==> flow/design.v <==
module gain_block( 
	input signed [11:0] ip_data, 
	input ip_clock, 
	input ip_reset, 
	output [11:0] op_data
); 
	parameter signed [11:0] gain = 12'd1024;
	reg signed [11:0] reg_ip_data; 
	always@(posedge ip_clock or negedge ip_reset) begin 
		if(ip_reset == 1'd0) begin 
			reg_ip_data <= 12'd0;
		end else begin  
			reg_ip_data <= ip_data; 
		end 
	end 
	reg signed [11:0] reg_gain;
	wire signed [23:0] wire_gain; 
	assign wire_gain = reg_ip_data * gain;
	always@(posedge ip_clock or negedge ip_reset) begin 
		if(ip_reset == 1'd0) begin 
			reg_gain <= 12'd0;
		end else begin 
			reg_gain <= wire_gain[23:12]; 
		end 
	end 
	assign op_data = reg_gain; 
endmodule 
module abs_block( 
	input signed [11:0] ip_data,
	input ip_clock,
	input ip_reset,
	output [11:0] op_data
); 
	reg signed [11:0] reg_op_abs; 
	always@(posedge ip_clock or negedge ip_reset) begin 
		if(ip_reset == 1'd0) begin 
			reg_op_abs <= 12'd0;
		end else begin 
			if(ip_data < 12'sd0) begin 
				reg_op_abs <= -ip_data;
			end else begin 
				reg_op_abs <= ip_data; 
			end 
		end 
	end 
	assign op_data = reg_op_abs;
endmodule 
module power_estimation(
	input signed [11:0] ip_data,
	input ip_clock,
	input ip_reset,
	output [11:0] op_data
); 
	reg signed [11:0] reg_delay; 
	always@(posedge ip_clock or negedge ip_reset) begin 
		if(ip_reset == 1'd0) begin 
			reg_delay <= 12'd0;
		end else begin 
			reg_delay <= ip_data; 
		end 
	end 
	reg signed [11:0] reg_delay_2; 
	always@(posedge ip_clock or negedge ip_reset) begin 
		if(ip_reset == 1'd0) begin 
			reg_delay_2 <= 12'd0;
		end else begin 
			reg_delay_2 <= reg_delay; 
		end 
	end 
	reg signed [11:0] reg_delay_3; 
	always@(posedge ip_clock or negedge ip_reset) begin 
		if(ip_reset == 1'd0) begin 
			reg_delay_3 <= 12'd0;
		end else begin 
			reg_delay_3 <= reg_delay_2; 
		end 
	end
	reg signed [11:0] reg_delay_4; 
	always@(posedge ip_clock or negedge ip_reset) begin 
		if(ip_reset == 1'd0) begin 
			reg_delay_4 <= 12'd0;
		end else begin 
			reg_delay_4 <= reg_delay_3; 
		end 
	end
	reg signed [11:0] reg_delay_5; 
	always@(posedge ip_clock or negedge ip_reset) begin 
		if(ip_reset == 1'd0) begin 
			reg_delay_5 <= 12'd0;
		end else begin 
			reg_delay_5 <= reg_delay_4; 
		end 
	end
	reg signed [11:0] reg_delay_6; 
	always@(posedge ip_clock or negedge ip_reset) begin 
		if(ip_reset == 1'd0) begin 
			reg_delay_6 <= 12'd0;
		end else begin 
			reg_delay_6 <= reg_delay_5; 
		end 
	end
	reg signed [11:0] reg_delay_7; 
	always@(posedge ip_clock or negedge ip_reset) begin 
		if(ip_reset == 1'd0) begin 
			reg_delay_7 <= 12'd0;
		end else begin 
			reg_delay_7 <= reg_delay_6; 
		end 
	end
	reg signed [11:0] reg_delay_8; 
	always@(posedge ip_clock or negedge ip_reset) begin 
		if(ip_reset == 1'd0) begin 
			reg_delay_8 <= 12'd0;
		end else begin 
			reg_delay_8 <= reg_delay_7; 
		end 
	end
	reg signed [11:0] reg_delay_9; 
	always@(posedge ip_clock or negedge ip_reset) begin 
		if(ip_reset == 1'd0) begin 
			reg_delay_9 <= 12'd0;
		end else begin 
			reg_delay_9 <= reg_delay_8; 
		end 
	end 
	reg signed [11:0] reg_delay_10; 
	always@(posedge ip_clock or negedge ip_reset) begin 
		if(ip_reset == 1'd0) begin 
			reg_delay_10 <= 12'd0;
		end else begin 
			reg_delay_10 <= reg_delay_9; 
		end 
	end
	reg signed [11:0] reg_delay_11; 
	always@(posedge ip_clock or negedge ip_reset) begin 
		if(ip_reset == 1'd0) begin 
			reg_delay_11 <= 12'd0;
		end else begin 
			reg_delay_11 <= reg_delay_10; 
		end 
	end
	reg signed [11:0] reg_delay_12; 
	always@(posedge ip_clock or negedge ip_reset) begin 
		if(ip_reset == 1'd0) begin 
			reg_delay_12 <= 12'd0;
		end else begin 
			reg_delay_12 <= reg_delay_11; 
		end 
	end
	reg signed [11:0] reg_delay_13; 
	always@(posedge ip_clock or negedge ip_reset) begin 
		if(ip_reset == 1'd0) begin 
			reg_delay_13 <= 12'd0;
		end else begin 
			reg_delay_13 <= reg_delay_12; 
		end 
	end
	reg signed [11:0] reg_delay_14; 
	always@(posedge ip_clock or negedge ip_reset) begin 
		if(ip_reset == 1'd0) begin 
			reg_delay_14 <= 12'd0;
		end else begin 
			reg_delay_14 <= reg_delay_13; 
		end 
	end
	reg signed [11:0] reg_delay_15; 
	always@(posedge ip_clock or negedge ip_reset) begin 
		if(ip_reset == 1'd0) begin 
			reg_delay_15 <= 12'd0;
		end else begin 
			reg_delay_15 <= reg_delay_14; 
		end 
	end
	reg signed [11:0] reg_delay_16; 
	always@(posedge ip_clock or negedge ip_reset) begin 
		if(ip_reset == 1'd0) begin 
			reg_delay_16 <= 12'd0;
		end else begin 
			reg_delay_16 <= reg_delay_15; 
		end 
	end 
	reg signed [11:0] reg_delay_17; 
	always@(posedge ip_clock or negedge ip_reset) begin 
		if(ip_reset == 1'd0) begin 
			reg_delay_17 <= 12'd0;
		end else begin 
			reg_delay_17 <= reg_delay_16; 
		end 
	end 
	reg signed [11:0] reg_delay_18; 
	always@(posedge ip_clock or negedge ip_reset) begin 
		if(ip_reset == 1'd0) begin 
			reg_delay_18 <= 12'd0;
		end else begin 
			reg_delay_18 <= reg_delay_17; 
		end 
	end
	reg signed [11:0] reg_delay_19; 
	always@(posedge ip_clock or negedge ip_reset) begin 
		if(ip_reset == 1'd0) begin 
			reg_delay_19 <= 12'd0;
		end else begin 
			reg_delay_19 <= reg_delay_18; 
		end 
	end 
	reg signed [11:0] reg_delay_20; 
	always@(posedge ip_clock or negedge ip_reset) begin 
		if(ip_reset == 1'd0) begin 
			reg_delay_20 <= 12'd0;
		end else begin 
			reg_delay_20 <= reg_delay_19; 
		end 
	end 
	reg signed [11:0] reg_delay_21; 
	always@(posedge ip_clock or negedge ip_reset) begin 
		if(ip_reset == 1'd0) begin 
			reg_delay_21 <= 12'd0;
		end else begin 
			reg_delay_21 <= reg_delay_20; 
		end 
	end
	reg signed [11:0] reg_delay_22; 
	always@(posedge ip_clock or negedge ip_reset) begin 
		if(ip_reset == 1'd0) begin 
			reg_delay_22 <= 12'd0;
		end else begin 
			reg_delay_22 <= reg_delay_21; 
		end 
	end
	reg signed [11:0] reg_delay_23; 
	always@(posedge ip_clock or negedge ip_reset) begin 
		if(ip_reset == 1'd0) begin 
			reg_delay_23 <= 12'd0;
		end else begin 
			reg_delay_23 <= reg_delay_22; 
		end 
	end
	reg signed [11:0] reg_delay_24; 
	always@(posedge ip_clock or negedge ip_reset) begin 
		if(ip_reset == 1'd0) begin 
			reg_delay_24 <= 12'd0;
		end else begin 
			reg_delay_24 <= reg_delay_23; 
		end 
	end
	reg signed [11:0] reg_delay_25; 
	always@(posedge ip_clock or negedge ip_reset) begin 
		if(ip_reset == 1'd0) begin 
			reg_delay_25 <= 12'd0;
		end else begin 
			reg_delay_25 <= reg_delay_24; 
		end 
	end 
	reg signed [11:0] reg_delay_26; 
	always@(posedge ip_clock or negedge ip_reset) begin 
		if(ip_reset == 1'd0) begin 
			reg_delay_26 <= 12'd0;
		end else begin 
			reg_delay_26 <= reg_delay_25; 
		end 
	end 
	reg signed [11:0] reg_delay_27; 
	always@(posedge ip_clock or negedge ip_reset) begin 
		if(ip_reset == 1'd0) begin 
			reg_delay_27 <= 12'd0;
		end else begin 
			reg_delay_27 <= reg_delay_26; 
		end 
	end
	reg signed [11:0] reg_delay_28; 
	always@(posedge ip_clock or negedge ip_reset) begin 
		if(ip_reset == 1'd0) begin 
			reg_delay_28 <= 12'd0;
		end else begin 
			reg_delay_28 <= reg_delay_27; 
		end 
	end 
	reg signed [11:0] reg_delay_29; 
	always@(posedge ip_clock or negedge ip_reset) begin 
		if(ip_reset == 1'd0) begin 
			reg_delay_29 <= 12'd0;
		end else begin 
			reg_delay_29 <= reg_delay_28; 
		end 
	end 
	reg signed [11:0] reg_delay_30; 
	always@(posedge ip_clock or negedge ip_reset) begin 
		if(ip_reset == 1'd0) begin 
			reg_delay_30 <= 12'd0;
		end else begin 
			reg_delay_30 <= reg_delay_29; 
		end 
	end 
	reg signed [11:0] reg_delay_31; 
	always@(posedge ip_clock or negedge ip_reset) begin 
		if(ip_reset == 1'd0) begin 
			reg_delay_31 <= 12'd0;
		end else begin 
			reg_delay_31 <= reg_delay_30; 
		end 
	end 
	reg signed [11:0] reg_sum; 
	wire signed [15:0] wire_sum; 
	assign wire_sum = (ip_data + reg_delay + reg_delay_2 + reg_delay_3 + reg_delay_4 + reg_delay_5 + reg_delay_6 + reg_delay_7 + reg_delay_8 + reg_delay_9 + reg_delay_10
						 + reg_delay_11 + reg_delay_12 + reg_delay_13 + reg_delay_14 + reg_delay_15 + reg_delay_16 + reg_delay_17 + reg_delay_18 + reg_delay_19 + reg_delay_20 
						 + reg_delay_21 + reg_delay_22 + reg_delay_23 + reg_delay_24 + reg_delay_25 + reg_delay_26 + reg_delay_27 + reg_delay_28 + reg_delay_29 + reg_delay_30 + reg_delay_31);
	always@(posedge ip_clock or negedge ip_reset) begin 
		if(ip_reset == 1'd0) begin 
			reg_sum <= 12'd0;
		end else begin 
			reg_sum <= wire_sum[15:4]; 
		end 
	end 
	assign op_data = reg_sum;
endmodule 
module gain_error( 
	input signed [11:0] ip_data, 
	input ip_clock, 
	input ip_reset, 
	output [11:0] op_data
); 
	parameter signed [11:0] reference = 12'd2048; 
	wire signed [11:0] wire_error;  
	reg signed [11:0] reg_error;
	assign wire_error = reference - ip_data;
	always@(posedge ip_clock or negedge ip_reset) begin 
		if(ip_reset == 1'd0) begin 
			reg_error <= 12'd0;
		end else begin 
			reg_error <= wire_error;
		end 
	end 
	assign op_data = reg_error; 
endmodule 
module accumulator( 
	input signed [11:0] ip_data, 
	input ip_clock, 
	input ip_reset, 
	output [11:0] op_data
);  
	reg signed [15:0] reg_sum; 
	reg [4:0] reg_counter;
	always@(posedge ip_clock or negedge ip_reset) begin 
		if(ip_reset == 1'd0) begin 
			reg_sum <= 16'd0; 
			reg_counter <= 5'd0;
		end else begin 
			if(reg_counter == 5'd31) begin 
				reg_sum <= reg_sum;
			end else begin 
				reg_sum <= reg_sum + ip_data; 
			end 
			reg_counter <= reg_counter + 4'd1;
		end 
	end 
	assign op_data = reg_sum[15:4]; 
endmodule 
module product_block(
	input signed [11:0] ip_data, 
	input signed [11:0] ip_data_2,
	input ip_clock, 
	input ip_reset,
	output [11:0] op_data
); 
	reg signed [11:0] reg_product; 
	wire signed [23:0] wire_product; 
	assign wire_product = ip_data * ip_data_2;
	always@(posedge ip_clock or negedge ip_reset) begin 
		if(ip_reset == 1'd0) begin 
			reg_product <= 12'd0;
		end else begin 
			reg_product <= wire_product[23:12]; 
		end 
	end
	assign op_data = reg_product;
endmodule 
module agc_ref_correction(
	input signed [11:0] ip_data, 
	input ip_clock,
	input ip_reset, 
	output [11:0] op_data
); 
	wire signed [11:0] get_op_gain; 
	gain_block gain_block_inst( 
		.ip_data(ip_data), 
		.ip_clock(ip_clock), 
		.ip_reset(ip_reset), 
		.op_data(get_op_gain)
	); 
	wire signed [11:0] get_op_abs; 
	abs_block abs_block_inst(
		.ip_data(get_op_gain), 
		.ip_clock(ip_clock), 
		.ip_reset(ip_reset), 
		.op_data(get_op_abs)
	); 
	wire signed [11:0] get_op_power_est; 
	power_estimation power_estimation_inst( 
		.ip_data(get_op_abs), 
		.ip_clock(ip_clock), 
		.ip_reset(ip_reset), 
		.op_data(get_op_power_est)
	); 
	wire signed [11:0] get_op_gain_error; 
	gain_error gain_error_inst( 
		.ip_data(get_op_power_est), 
		.ip_clock(ip_clock), 
		.ip_reset(ip_reset), 
		.op_data(get_op_gain_error)
	);
	wire signed [11:0] get_op_acc;  
	accumulator accumulator_inst(
		.ip_data(get_op_gain_error), 
		.ip_clock(ip_clock), 
		.ip_reset(ip_reset), 
		.op_data(get_op_acc)
	);
	wire signed [11:0] get_op_product; 
	product_block product_block_inst( 
		.ip_data(ip_data), 
		.ip_data_2(get_op_acc),
		.ip_clock(ip_clock), 
		.ip_reset(ip_reset), 
		.op_data(get_op_product)
	); 
	assign op_data = get_op_product;
endmodule 
Ticket comment

### From RTL to reports: agc_ref_correction

Each step is given for the RTL above and for the edited RTL.
"before" refers to lines of the RTL above, "after" to lines of the edited file.
"change": "after" minus "before" as printed here.
Operators carry their Yosys type and port widths (W data, S select, Z words).
Library cell names are shortened.
A cell with n/a has no value.

* top module: agc_ref_correction
* clock port: ip_clock
* standard-cell library: sky130hd
* timing corner: tt_025C_1v80

### Edit of the RTL

The edit as a unified diff against the file above.
This change comes from a script, not from a designer. The edited design behaves differently; no optimisation was intended.

```diff
@@ -253,11 +253,5 @@
 	end 
 	reg signed [11:0] reg_delay_26; 
-	always@(posedge ip_clock or negedge ip_reset) begin 
-		if(ip_reset == 1'd0) begin 
-			reg_delay_26 <= 12'd0;
-		end else begin 
-			reg_delay_26 <= reg_delay_25; 
-		end 
-	end 
+	always @(*) reg_delay_26 = reg_delay_25; 
 	reg signed [11:0] reg_delay_27; 
 	always@(posedge ip_clock or negedge ip_reset) begin 
```

### Elaborated design

Counts by Yosys on the flattened word-level netlist (proc, flatten, opt, wreduce; memories kept). Register bits leave out memories and registers merged into their read ports (data or address); mux counts leave out enables and synchronous resets folded into registers. Print and check cells are left out. Cells with the same type and inputs are merged into one.

Bit counts
* register bits after elaboration: before 463, after 451, change -12
* output and inout bits: before 12, after 12, change 0
* cells after elaboration: before 78, after 77, change -1
* input port bits: before 14, after 14, change 0

Operators by class
* $add $sub $neg: before 35, after 35, change 0
* $lt $le $gt $ge: before 1, after 1, change 0
* multiply operators: before 1, after 1, change 0
* muxes and demuxes: before 1, after 1, change 0
* equality and inequality tests: before 1, after 1, change 0

Operator list
* $add A16 B12 Y16: before 31, after 31, change 0
* $add A12 B12 Y13: before 1, after 1, change 0
* $add A5 B1 Y5 const B: before 1, after 1, change 0
* $eq A5 B5 Y1 const B: before 1, after 1, change 0
* $lt A10 B1 Y1 const B: before 1, after 1, change 0
* $mul A12 B12 Y24: before 1, after 1, change 0
* $mux W12: before 1, after 1, change 0
* $neg A10 Y12: before 1, after 1, change 0
* $sub A12 B12 Y12 const A: before 1, after 1, change 0

### Longest topological paths

Yosys ltp: most cells in a row. Word level: on the elaborated netlist, between registers, memories and ports. Mapped: between sequential cells and ports; inverters and the memories' decode and read muxes count.

Depth
* word-level depth: before 31, after 31, change 0
* ABC_AREA: before 0, after 0
* depth in mapped cells: before 30, after 29, change -1
* depth with buffers taken out: before 30, after 29, change -1

### Netlist

Yosys stat after the flow's synthesis: flattened, memories mapped to cells. It holds for the ABC_AREA given above (unset counts as 0); a run with the other value may have another netlist.

Cells by type
* nor2_1: before 40, after 27, change -13
* dfrtp_1: before 461, after 449, change -12
* fa_1: before 501, after 491, change -10
* nand2_1: before 119, after 129, change +10
* and3_1: before 12, after 3, change -9
* a21oi_1: before 20, after 28, change +8
* nand3_1: before 10, after 3, change -7
* xor2_1: before 17, after 23, change +6
* o21ai_0: before 25, after 20, change -5
* nor3_1: before 19, after 14, change -5
* a21o_1: before 4, after 9, change +5
* o21a_1: before 3, after 8, change +5
* a31oi_1: before 2, after 6, change +4
* inv_1: before 624, after 627, change +3
* nand2b_1: before 20, after 17, change -3
* o21bai_1: before 4, after 1, change -3
* clkbuf_1: before 29, after 27, change -2
* o21ai_1: before 7, after 5, change -2

The list need not be complete.

Mapped netlist
* buffer cells: before 29, after 28, change -1
* mapped area (sq mm): before 0.0282246, after 0.0276115, change -0.0006131
* cell count: before 2200, after 2163, change -37
* flip-flop cells: before 461, after 449, change -12
* area of sequential cells (sq mm): before 0.0115361, after 0.0112358, change -0.0003003

The figures by module come from a second, unflattened synthesis with its own total; it is not the netlist above.

Unflattened totals
* cell total of the unflattened synthesis: before 2208, after 2187, change -21
* area (unflattened synthesis) (sq mm): before 0.0283422, after 0.0278079, change -0.0005343

Each row is one instance without its submodules.

Modules, before
* (name not given): sequential area 0.0096092 sq mm, cells 1343, area 0.0197539 sq mm, instances 1
* (name not given): sequential area 0.0003003 sq mm, cells 590, area 0.0054452 sq mm, instances 1
* accumulator: sequential area 0.0005255 sq mm, cells 171, area 0.0015878 sq mm, instances 1
* abs_block: sequential area 0.0003003 sq mm, cells 42, area 0.000523 sq mm, instances 1
* gain_error: sequential area 0.0003003 sq mm, cells 40, area 0.0005167 sq mm, instances 1
* gain_block: sequential area 0.0005005 sq mm, cells 22, area 0.0005155 sq mm, instances 1
* agc_ref_correction: sequential area 0 sq mm, cells 0, area 0 sq mm, instances 1

Modules, after
* (name not given): sequential area 0.0093089 sq mm, cells 1322, area 0.0192197 sq mm, instances 1
* (name not given): sequential area 0.0003003 sq mm, cells 590, area 0.0054452 sq mm, instances 1
* accumulator: sequential area 0.0005255 sq mm, cells 171, area 0.0015878 sq mm, instances 1
* abs_block: sequential area 0.0003003 sq mm, cells 42, area 0.000523 sq mm, instances 1
* gain_error: sequential area 0.0003003 sq mm, cells 40, area 0.0005167 sq mm, instances 1
* gain_block: sequential area 0.0005005 sq mm, cells 22, area 0.0005155 sq mm, instances 1
* agc_ref_correction: sequential area 0 sq mm, cells 0, area 0 sq mm, instances 1

### Path before layout

Source: OpenSTA report_checks on the synthesized netlist (no wires, ideal clock, input and output delay 20% of the period each), path of least setup slack; recovery checks are left aside. Register names are those of the netlist, which keeps one name where synthesis merged equal registers.

Timing post-synthesis
* path kind: before reg-to-reg, after reg-to-reg
* from: before register abs_block_inst.reg_op_abs[1], after register abs_block_inst.reg_op_abs[0]
* to: before register (name not given), after register (name not given)
* period (ps): before 10000, after 10000, change 0
* setup time (ps): before 80, after 122, change +42
* path delay (ps): before 6989, after 7013, change +24
* path buffers: before 0, after 0, change 0
* setup slack (ps): before 3012, after 2987, change -25
* data required time (ps): before 9920, after 9878, change -42
* data arrival time (ps): before 6909, after 6891, change -18
* stages: before 28, after 30, change +2
* time at the first pin (ps): before 0, after 0, change 0
* synthesis period reached (ps): before 6988, after 7013, change +25

"path delay" = arrival - input delay + setup time.
"stages": output pins that drive a net of the path, with the launching flip-flop's if there is one; two outputs of one cell count as two.
"synthesis period reached" = period - worst setup slack (recovery checks aside). The figure is calculated, with input and output delays left at 20% of the set period.
The rows between start and end are the longest chain of elaborated cells between them; the timing report does not say that the signal goes this way. Where chains are equally long, one stands for them.
Each line given opens the expression or statement behind the cell; cells for indexed reads and writes are added by Yosys, which also makes memories of some case tables.
At most two assigning lines are given for a register; there are more.

On the way, post-synthesis, before:
* cell sequence: dfrtp_1 ha_1 a21o_1 a21oi_1 nand2b_1 a21boi_0 or3_1 a31oi_1 xnor2_1 fa_1 inv_1 fa_1 fa_1 fa_1 fa_1 fa_1 inv_1 fa_1 fa_1 ha_1 and2_1 o21ai_0 nand3_1 nand2_1 o21ai_1 o21a_1 nor2_1 xnor2_1
* cells in the longest elaborated chain: 31
* elaborated cells on any way between the ends: 31
* source lines of those cells: 1
* those cells by class: add/sub: 31

RTL lines, path post-synthesis, before
* start: declaration: line 34 `reg signed [11:0] reg_op_abs;`
* start: assignment: line 40 `reg_op_abs <= -ip_data;`
* start: assignment: line 42 `reg_op_abs <= ip_data;`
* $add A12 B12 Y13: line 304 `assign wire_sum = (ip_data + reg_delay + reg_delay_2 + reg_delay_3 + reg_delay_4 + reg_delay_5 + reg_delay_6 + ...`
* $add A16 B12 Y16 (30 in a row): line 304
* end: assignment: line 309 `reg_sum <= 12'd0;`
* end: assignment: line 311 `reg_sum <= wire_sum[15:4];`
* end: declaration: line 302 `reg signed [11:0] reg_sum;`

On the way, post-synthesis, after:
* cell sequence: dfrtp_1 ha_1 inv_1 fa_1 nor2b_1 o21ai_1 a21boi_1 o21ai_1 a21oi_1 xor2_1 fa_1 inv_1 fa_1 fa_1 fa_1 fa_1 fa_1 inv_1 fa_1 inv_1 fa_1 inv_1 ha_1 o21ai_0 a221oi_1 o31ai_2 a21boi_1 o21a_1 nor2_1 xnor2_1
* cells in the longest elaborated chain: 31
* elaborated cells on any way between the ends: 31
* source lines of those cells: 1
* those cells by class: add/sub: 31

RTL lines, path post-synthesis, after
* start: declaration: line 34 `reg signed [11:0] reg_op_abs;`
* start: assignment: line 40 `reg_op_abs <= -ip_data;`
* start: assignment: line 42 `reg_op_abs <= ip_data;`
* $add A12 B12 Y13: line 298 `assign wire_sum = (ip_data + reg_delay + reg_delay_2 + reg_delay_3 + reg_delay_4 + reg_delay_5 + reg_delay_6 + ...`
* $add A16 B12 Y16 (30 in a row): line 298
* end: assignment: line 303 `reg_sum <= 12'd0;`
* end: assignment: line 305 `reg_sum <= wire_sum[15:4];`
* end: declaration: line 296 `reg signed [11:0] reg_sum;`

### Timing after layout

Path of least setup slack in the final report of each run of pair 1 (OpenROAD, finished layout, wires in). Where an end is a register, its clock arrival counts in the times.
The report prints the path's times to 10 ps; the period is as set.

Timing after layout
* path kind: before reg-to-reg, after reg-to-reg
* from: before register (name not given), after register abs_block_inst.reg_op_abs[0]
* to: before register (name not given), after register (name not given)
* data arrival time (ps): before 8300, after 8120, change -180
* path buffers: before 0, after 0, change 0
* period (ps): before 10000, after 10000, change 0
* setup time (ps): before 130, after 110, change -20
* data required time (ps): before 10450, after 10480, change +30
* stages: before 31, after 28, change -3
* setup slack (ps): before 2150, after 2360, change +210
* time at the first pin (ps): before 570, after 580, change +10

The rows between start and end are the longest chain of elaborated cells between them; the timing report does not say that the signal goes this way. Where chains are equally long, one stands for them.
At most two assigning lines are given for a register; there are more.

On the way, after layout, before:
* cell sequence: dfrtp_1 ha_1 inv_1 fa_1 nor2b_1 o21ai_1 a21boi_1 o21ai_1 a21boi_1 o21ai_1 nor2b_1 xnor2_1 fa_1 inv_1 fa_1 fa_1 fa_1 fa_1 fa_1 inv_1 fa_1 fa_1 ha_1 and3_1 o2111ai_1 nand3_1 nand2_1 o21ai_1 o21a_1 nor2_1 xnor2_1
* cells in the longest elaborated chain: 31
* elaborated cells on any way between the ends: 31
* source lines of those cells: 1
* those cells by class: add/sub: 31

RTL lines, path after layout, before
* start: declaration: line 54 `reg signed [11:0] reg_delay;`
* start: assignment: line 57 `reg_delay <= 12'd0;`
* start: assignment: line 59 `reg_delay <= ip_data;`
* $add A12 B12 Y13: line 304 `assign wire_sum = (ip_data + reg_delay + reg_delay_2 + reg_delay_3 + reg_delay_4 + reg_delay_5 + reg_delay_6 + ...`
* $add A16 B12 Y16 (30 in a row): line 304
* end: assignment: line 309 `reg_sum <= 12'd0;`
* end: assignment: line 311 `reg_sum <= wire_sum[15:4];`
* end: declaration: line 302 `reg signed [11:0] reg_sum;`

On the way, after layout, after:
* cell sequence: dfrtp_1 ha_1 inv_1 fa_1 nor2b_1 o21ai_1 a21boi_1 o21ai_1 nor2b_1 xnor2_1 fa_1 inv_1 fa_1 fa_1 fa_1 fa_1 fa_1 inv_1 fa_1 fa_1 ha_1 o21ai_0 a221oi_1 o31ai_2 a21boi_1 o21a_1 nor2_1 xnor2_1
* cells in the longest elaborated chain: 31
* elaborated cells on any way between the ends: 31
* source lines of those cells: 1
* those cells by class: add/sub: 31

RTL lines, path after layout, after
* start: declaration: line 34 `reg signed [11:0] reg_op_abs;`
* start: assignment: line 40 `reg_op_abs <= -ip_data;`
* start: assignment: line 42 `reg_op_abs <= ip_data;`
* $add A12 B12 Y13: line 298 `assign wire_sum = (ip_data + reg_delay + reg_delay_2 + reg_delay_3 + reg_delay_4 + reg_delay_5 + reg_delay_6 + ...`
* $add A16 B12 Y16 (30 in a row): line 298
* end: assignment: line 303 `reg_sum <= 12'd0;`
* end: assignment: line 305 `reg_sum <= wire_sum[15:4];`
* end: declaration: line 296 `reg signed [11:0] reg_sum;`

### Layout results

Runs of the flow (Yosys, OpenROAD) on both versions; the two runs of a pair have the same settings. The constraints put input and output delay at 20% of the set period each and load the outputs with 0.01 pF.

Flow settings, pair 1:
* CORE_UTILIZATION: 40
* PLACE_DENSITY: 0.6
* period_ns: 10.0
* CAP_MARGIN: 20
* CORE_MARGIN: 2
* SLEW_MARGIN: 20

Measured results, pair 1
* worst setup slack after layout (ps): before 2155, after 2359, change +204
* synthesis area (sq mm): before 0.0282246, after 0.0276115, change -0.0006131
* standard-cell area after layout (sq mm): before 0.0312913, after 0.0309096, change -0.0003817
* worst hold slack after layout (ps): before 358, after 323, change -35
* summed negative setup slack (ps): before 0, after 0, change 0
* die size (sq mm): before 0.072703, after 0.0711476, change -0.0015554
* period achieved (ps): before 7845, after 7641, change -204
* utilization of the finished layout: before 0.448, after 0.451, change +0.003

Flow settings, pair 2:
* ABC_AREA: 0
* CAP_MARGIN: 35
* CELL_PAD_IN_SITES_GLOBAL_PLACEMENT: 0
* CORE_UTILIZATION: 26
* MIN_ROUTING_LAYER: met1
* PLACE_DENSITY_LB_ADDON: 0.07
* SETUP_SLACK_MARGIN: 1.2
* period_ns: 5.63
* CORE_MARGIN: 2
* SLEW_MARGIN: 20

Measured results, pair 2
* worst setup slack after layout (ps): before -1607, after -1599, change +8
* synthesis area (sq mm): before 0.0282246, after 0.0276115, change -0.0006131
* standard-cell area after layout (sq mm): before 0.0347521, after 0.0340564, change -0.0006957
* worst hold slack after layout (ps): before 346, after 345, change -1
* summed negative setup slack (ps): before -16093, after -15904, change +189
* die size (sq mm): before 0.111209, after 0.108821, change -0.002388
* period achieved (ps): before 7237, after 7229, change -8
* utilization of the finished layout: before 0.324, after 0.324, change 0.000

By "period achieved" is meant the clock period of the run minus its worst setup slack. This is arithmetic on one report: input and output delays are still those of the set period (20% each).
